==> flow/design.v <==
module uart_rx#(
	parameter CLK_FRE 	= 50,
	parameter UART_RATE = 115200
	) (
	input 				clk,    
	input 				rst_n,
	output 	 			recv_en,	
	output reg 	[ 7:0] 	recv_data,	
	input 				rx_pin 
);
parameter  RATE_CNT = (CLK_FRE * 1000_000 / UART_RATE) - 1;
reg [10:0] clk_cnt;
localparam WAIT = 2'd0, START = 2'd1, RECV = 2'd2, STOP = 2'd3;
reg [1:0] state;
assign recv_en = clk_cnt == RATE_CNT * 3 / 2;
reg [ 7:0] recv_data_r;
reg [ 2:0] recv_cnt;
always@(posedge clk)
	if(!rst_n)begin
		state 		<= WAIT;
		clk_cnt 	<= 0;
		recv_data 	<= 0;
	end
	else
	case(state)
		WAIT:
			if(!rx_pin)begin 
				recv_cnt <= 'd0;
				state <= START;
			end
		START:begin 
			if(clk_cnt == RATE_CNT / 2)begin 
				clk_cnt <= 0;
				state <= RECV;
			end
			else
				clk_cnt <= clk_cnt + 1;
		end
		RECV:begin 
			if(clk_cnt == RATE_CNT)begin 
				clk_cnt <= 0;
				recv_data_r[recv_cnt] <= rx_pin;
				recv_cnt <= recv_cnt + 1;
				state <= (recv_cnt == 7 )?STOP : RECV ;
			end
			else
				clk_cnt <= clk_cnt + 1;
		end
		STOP:begin 
			recv_data <= recv_data_r;
			if(clk_cnt == RATE_CNT * 3 / 2)begin 
				clk_cnt <= 0;
				state <= WAIT;
			end
			else 
				clk_cnt <= clk_cnt + 1;
		end
	endcase
endmodule
module uart_tx#(
	parameter CLK_FRE 	= 50,
	parameter UART_RATE = 115200
	) (
	input 				clk,    
	input 				rst_n,
	input 				send_en ,	
	output 	 			send_busy ,	
	input 		[ 7:0] 	send_data ,	
	output reg 			tx_pin
);
parameter  RATE_CNT = (CLK_FRE * 1000_000 / UART_RATE) - 1;
reg [10:0] clk_cnt;
localparam WAIT = 2'd0, START = 2'd1, SEND = 2'd2, STOP = 2'd3;
reg [1:0] state;
assign send_busy = state != WAIT;
reg [ 7:0] send_data_r;
reg [ 2:0] send_cnt;
always@(posedge clk)
	if(!rst_n)begin
		state 	<= WAIT;
		clk_cnt <= 0;
		tx_pin 	<= 1;
	end
	else
	case(state)
		WAIT:
			if(send_en)begin 
				send_data_r <= send_data;
				send_cnt <= 'd0;
				state <= START;
			end
		START:begin 
			tx_pin <= 0;
			if(clk_cnt == RATE_CNT)begin 
				clk_cnt <= 0;
				state <= SEND;
			end
			else
				clk_cnt <= clk_cnt + 1;
		end
		SEND:begin 
			tx_pin <= send_data_r[send_cnt];
			if(clk_cnt == RATE_CNT)begin 
				clk_cnt <= 0;
				send_cnt <= send_cnt + 1;
				state <= (send_cnt == 7 )?STOP : SEND ;
			end
			else
				clk_cnt <= clk_cnt + 1;
		end
		STOP:begin 
			tx_pin <= 1;
			if(clk_cnt == RATE_CNT)begin 
				clk_cnt <= 0;
				state <= WAIT;
			end
			else
				clk_cnt <= clk_cnt + 1;
		end
	endcase
endmodule
module uart_top (
	input 		clk,    
	input 		rst_n,
	input 		uart_rx,
	output		uart_tx
);
parameter CLK_FRE 		= 50;
parameter UART_RATE 	= 115200;
localparam SEND = 2'd0, WAIT = 2'd1;
reg [1:0] state;
reg  [31:0] wait_cnt;
reg  [ 7:0] send_cnt;
reg  [ 7:0] send_data;
reg  	    send_en;
wire [ 7:0] recv_data;
wire 		recv_en;
wire 		send_busy;
parameter 	ENG_NUM  = 9; 
parameter 	CHE_NUM  = 2; 
parameter 	DATA_NUM = CHE_NUM * 3 + ENG_NUM;  
wire [ DATA_NUM * 8 - 1:0] char_data = {8'hE4,8'hBD,8'hA0,8'hE5,8'hA5,8'hBD,"  World","\r\n"};
wire [ 7:0] char_byte = (send_cnt < DATA_NUM) ? char_data[ (DATA_NUM - 1 - send_cnt) * 8 +: 8] : 8'h00;
always@(posedge clk)
	if(!rst_n)begin
		state 		<= SEND;
		wait_cnt 	<= 0;
		send_cnt 	<= 0;
		send_en 	<= 'b0;
	end
	else
	case(state)
		SEND:begin  
			if(send_cnt == DATA_NUM + 1)begin 
				send_en 	<= 'b0;
				send_cnt 	<=  0;
				state 		<= WAIT;
			end
			else if(!send_busy)begin
				send_en 	<= 'b1;
				send_data 	<= char_byte;
				send_cnt 	<= send_cnt + 1;
			end
		end
		WAIT: 
			if(wait_cnt == CLK_FRE * 1000_000)begin 
				wait_cnt <= 0;
				state <= SEND;
			end
			else begin
				send_en <= recv_en;
				send_data <= recv_data;
				wait_cnt <= wait_cnt + 1;
			end
	endcase
uart_tx #(
	.CLK_FRE 	(CLK_FRE 	),
	.UART_RATE 	(UART_RATE 	)
	)uart_tx_m0(
	.clk 		(clk 		),
	.rst_n 		(rst_n 		),
	.send_en 	(send_en 	),
	.send_busy 	(send_busy 	),
	.send_data 	(send_data 	),
	.tx_pin 	(uart_tx 	)
	);
uart_rx #(
	.CLK_FRE 	(CLK_FRE 	),
	.UART_RATE 	(UART_RATE 	)
	)uart_rx_m0(
	.clk 		(clk 		),
	.rst_n 		(rst_n 		),
	.recv_en 	(recv_en 	),
	.recv_data 	(recv_data 	),
	.rx_pin 	(uart_rx 	)
	);
endmodule
From RTL to reports: uart_top. Tool output for the design above, in the order of the flow. Line numbers count from 1 in the design file above. Operators: Yosys type, input widths -> output width; for muxes data width and select width s. Cell names lack the library's common part. A cell with n/a has no value.

Design top: uart_top. Clock input: clk. Standard-cell library: sky130hd. Corner: tt_025C_1v80.

Elaborated design. Yosys after proc, flatten, opt, wreduce and memory -nomap, before mapping. Memory bits, and registers merged into a memory's read port (data or address), are not among the register bits. Print and check cells are not counted.

For bits in registers the number is 108. The entry for bits of input ports reads 3. For output and inout port bits the number is 1. For word-level cells the number is 127.

The entry for add/sub/neg operators reads 8. The entry for $lt $le $gt $ge reads 1. Equality and inequality tests: 30. The figure for shift-type cells is 4. For muxes and demuxes the number is 42. Bitwise operators: 4. Under reduce/logical cells stands 23.

Operator list (number): $shiftx 120x12->8 const A (1); $mux 8 (8); $mux 11 (5); $pmux 11 s3 (1); $add 32x1->32 const B (1); $eq 32x26->1 const B (1); $mux 32 (1); $add 11x1->11 const B (2); $eq 11x9->1 const B (2); $mux 2 (10); $ne 2x2->1 const B (8); $pmux 8 s2 (1); $pmux 2 s4 (2); $reduce_and 5->1 (3); $ne 2x1->1 const B (6); $reduce_and 3->1 (4); $pmux 3 s2 (2); $mux 3 (4); $eq 11x10->1 const B (1); $eq 11x8->1 const B (1); $sub 4x8->9 const A (1); $shift 1x4->8 (1); $shift 1x4->8 const A (1); $eq 2x2->1 const B (4); $reduce_bool 2->1 (4); $reduce_and 4->1 (2); $reduce_bool 4->1 (2); $add 8x1->8 const B (1).

Not listed: further kinds 20, cells in them 32.

Depth. Depth = most cells in a row (Yosys ltp): at word level without a register or memory, in the mapped netlist without a sequential cell, where the memories' decode and read muxes count.

The figure for word-level depth is 7. The entry for ABC_AREA reads 0. Depth in mapped cells: 8. Gate-level depth less buffers: 7.

After synthesis. The flow's flattened synthesis, as Yosys stat reports it; memories are mapped. The netlist is that of the ABC_AREA named above (0 if unset); the other value can give another one. Totals and module areas in this step are rounded.

The figure for mapped cells is 594. For cell area after synthesis the number is 5500 µm². For sequential area the number is 2500 µm². The figure for flip-flop cells is 110. For buffers the number is 23.

Cell types: dfxtp_1 (number 80, area in all 1.6E+03 µm²); edfxtp_1 (number 30, area in all 900.864 µm²); xor2_1 (number 42, area in all 367.853 µm²); nor2_1 (number 75, area in all 281.52 µm²); ha_1 (number 22, area in all 275.264 µm²); nand2_1 (number 52, area in all 195.187 µm²); nand3_1 (number 32, area in all 160.154 µm²); nand4_1 (number 25, area in all 156.4 µm²); xnor2_1 (number 17, area in all 148.893 µm²); nor2b_1 (number 18, area in all 112.608 µm²); mux2i_1 (number 11, area in all 110.106 µm²); o21ai_0 (number 21, area in all 105.101 µm²); inv_1 (number 22, area in all 82.579 µm²); nor3_1 (number 16, area in all 80.077 µm²); and3_1 (number 12, area in all 75.072 µm²); a21boi_0 (number 9, area in all 67.565 µm²); nor4_1 (number 10, area in all 62.56 µm²); a21oi_1 (number 12, area in all 60.058 µm²).

Other cell types: 38; their cells: 88. The figures by module come from a second, unflattened synthesis with its own total; it is not the netlist above.

The entry for cell total of the unflattened synthesis reads 595. For area (unflattened synthesis) the number is 5700 µm².

Rows give one instance, submodules left out.

Modules: uart_top (times used 1, cells 308, area 2700 µm², seq. area 1100 µm²); uart_rx (times used 1, cells 181, area 1800 µm², seq. area 790 µm²); uart_tx (times used 1, cells 106, area 1200 µm², seq. area 610 µm²).

Worst setup path after synthesis. Source: OpenSTA report_checks on the synthesized netlist (no wires, ideal clock, input and output delay 20% of the period each), path of least setup slack; recovery checks are left aside. Register names are those of the netlist, which keeps one name where synthesis merged equal registers.

Kind: in2reg. From: in rst_n. To: reg send_data[0]. The figure for period is 20000 ps. Input delay: 4000 ps. The entry for setup time reads 370 ps. Under time at the first pin stands 4000 ps. Under data arrival time stands 4958 ps. Under data required time stands 19630 ps. The entry for path slack reads 14671 ps. The entry for delay of the path reads 1328 ps. The figure for stages is 4. The entry for path buffers reads 2. Under period reached after synthesis stands 5329 ps.

"delay of the path" = arrival - input delay + setup time. "stages" counts driving pins, that of a launching flip-flop among them; a cell with two outputs on the path counts twice. "period reached after synthesis" = period - worst setup slack (recovery checks aside). The figure is calculated, with input and output delays left at 20% of the set period. Between the ends stands the longest chain of elaborated cells between them, by number of cells; it is not shown to be the way that was timed. Of several equally long chains one is given. A line is the first line of the expression or statement that the cell stems from. Yosys adds cells for indexed reads and writes and turns some case tables into memories.

Cells stage by stage: clkbuf_1 -> o21ai_2 -> buf_2 -> nor2_1. The figure for cells in the longest elaborated chain is 1. For elaborated cells on any way between the ends the number is 1. Under source lines of those cells stands 0. Classes of those cells: reduce/logical (1).

RTL lines, path post-synthesis: from (decl) (RTL line 124) `input rst_n,`; $reduce_and 5->1; to (assign) (RTL line 161) `send_data <= char_byte;`; to (assign) (RTL line 172) `send_data <= recv_data;`; to (decl) (RTL line 134) `reg  [ 7:0] send_data;`.

Path in the finished layout. Path of least setup slack in the final report of run 1 (OpenROAD, finished layout, wires in). Where an end is a register, its clock arrival counts in the times. The report prints the path's times to 10 ps; the period is as set.

Kind: in2reg. From: in rst_n. To: reg uart_rx_m0.recv_data_r[3]. The figure for period is 6520 ps. Input delay: 1300 ps. The entry for setup time reads 360 ps. Under time at the first pin stands 1300 ps. Under data arrival time stands 2780 ps. Under data required time stands 6530 ps. The entry for path slack reads 3740 ps. The figure for stages is 4. The entry for path buffers reads 2.

Between the ends stands the longest chain of elaborated cells between them, by number of cells; it is not shown to be the way that was timed. Of several equally long chains one is given.

Cells stage by stage: clkdlybuf4s50_1 -> buf_4 -> nand3_1 -> a21oi_1. The figure for cells in the longest elaborated chain is 1. For elaborated cells on any way between the ends the number is 1. Under source lines of those cells stands 0. Classes of those cells: reduce/logical (1).

RTL lines, path post-layout: from (decl) (RTL line 124) `input rst_n,`; $reduce_and 3->1; to (assign) (RTL line 42) `recv_data_r[recv_cnt] <= rx_pin;`; to (decl) (RTL line 16) `reg [ 7:0] recv_data_r;`.

Hand-over note for uart_top

Stored flow runs of uart_top (2 of them; Yosys, OpenROAD, sky130hd). They differ in their settings and are not a sequence. Constraints: input delay and output delay 20% of the set period each, output load 0.01 pF. "total design power": no workload was simulated; the value follows from the tool's default switching activity. The measured numbers are rounded.

Files of run 1:
==> flow/run.sh <==
#!/bin/bash
# the make line also repeats the synthesis and layout settings of config.mk as NAME=value (left out here)
make -C /OpenROAD-flow-scripts/flow DESIGN_CONFIG=/design/flow/config.mk WORK_HOME=/design/flow/orfs CLKGATE_MAP_FILE= finish
==> flow/config.mk <==
export PLATFORM = sky130hd
export DESIGN_NAME = uart_top
export DESIGN_NICKNAME = uart_top
export VERILOG_FILES = /design/flow/design.v
export SDC_FILE = /design/flow/constraint.sdc
export NUM_CORES = 4
export LEC_CHECK = 0
export CAP_MARGIN = 20
export CELL_PAD_IN_SITES_DETAIL_PLACEMENT = 0
export CORE_ASPECT_RATIO = 1.18
export CORE_MARGIN = 2
export CORE_UTILIZATION = 63
export CTS_CLUSTER_DIAMETER = 130
export CTS_CLUSTER_SIZE = 40
export GPL_ROUTABILITY_DRIVEN = 0
export PLACE_DENSITY_LB_ADDON = 0.06
export SETUP_SLACK_MARGIN = 0.27
export SLEW_MARGIN = 10
export TNS_END_PERCENT = 20
==> flow/constraint.sdc <==
create_clock -name core_clock -period 6.52 [get_ports {clk}]
set_input_delay 1.3040 -clock core_clock [delete_from_list [all_inputs] [get_ports {clk}]]
set_output_delay 1.3040 -clock core_clock [all_outputs]
set_load 0.01 [all_outputs]

Results of run 1. The Yosys chip area after synthesis comes to 5500 µm². The total design power stands at 1.5 mW. For the die footprint the run shows 9500 µm². The worst setup slack after layout stands at 3700 ps. The final setup TNS is 0 ps. The standard-cell area after routing comes to 5800 µm².

Files of run 2:
==> flow/run.sh <==
#!/bin/bash
# the make line also repeats the synthesis and layout settings of config.mk as NAME=value (left out here)
make -C /OpenROAD-flow-scripts/flow DESIGN_CONFIG=/design/flow/config.mk WORK_HOME=/design/flow/orfs CLKGATE_MAP_FILE= finish
==> flow/config.mk <==
export PLATFORM = sky130hd
export DESIGN_NAME = uart_top
export DESIGN_NICKNAME = uart_top
export VERILOG_FILES = /design/flow/design.v
export SDC_FILE = /design/flow/constraint.sdc
export NUM_CORES = 4
export LEC_CHECK = 0
export CAP_MARGIN = 20
export CORE_MARGIN = 2
export CORE_UTILIZATION = 40
export SETUP_SLACK_MARGIN = 0.3
export SLEW_MARGIN = 20
==> flow/constraint.sdc <==
create_clock -name core_clock -period 5.61 [get_ports {clk}]
set_input_delay 1.1220 -clock core_clock [delete_from_list [all_inputs] [get_ports {clk}]]
set_output_delay 1.1220 -clock core_clock [all_outputs]
set_load 0.01 [all_outputs]

Results of run 2. The Yosys chip area after synthesis comes to 5500 µm². The total design power stands at 2.0 mW. For the die footprint the run shows 15000 µm². The worst setup slack after layout stands at 2900 ps. The final setup TNS is 0 ps. The standard-cell area after routing comes to 6000 µm².

End of note.
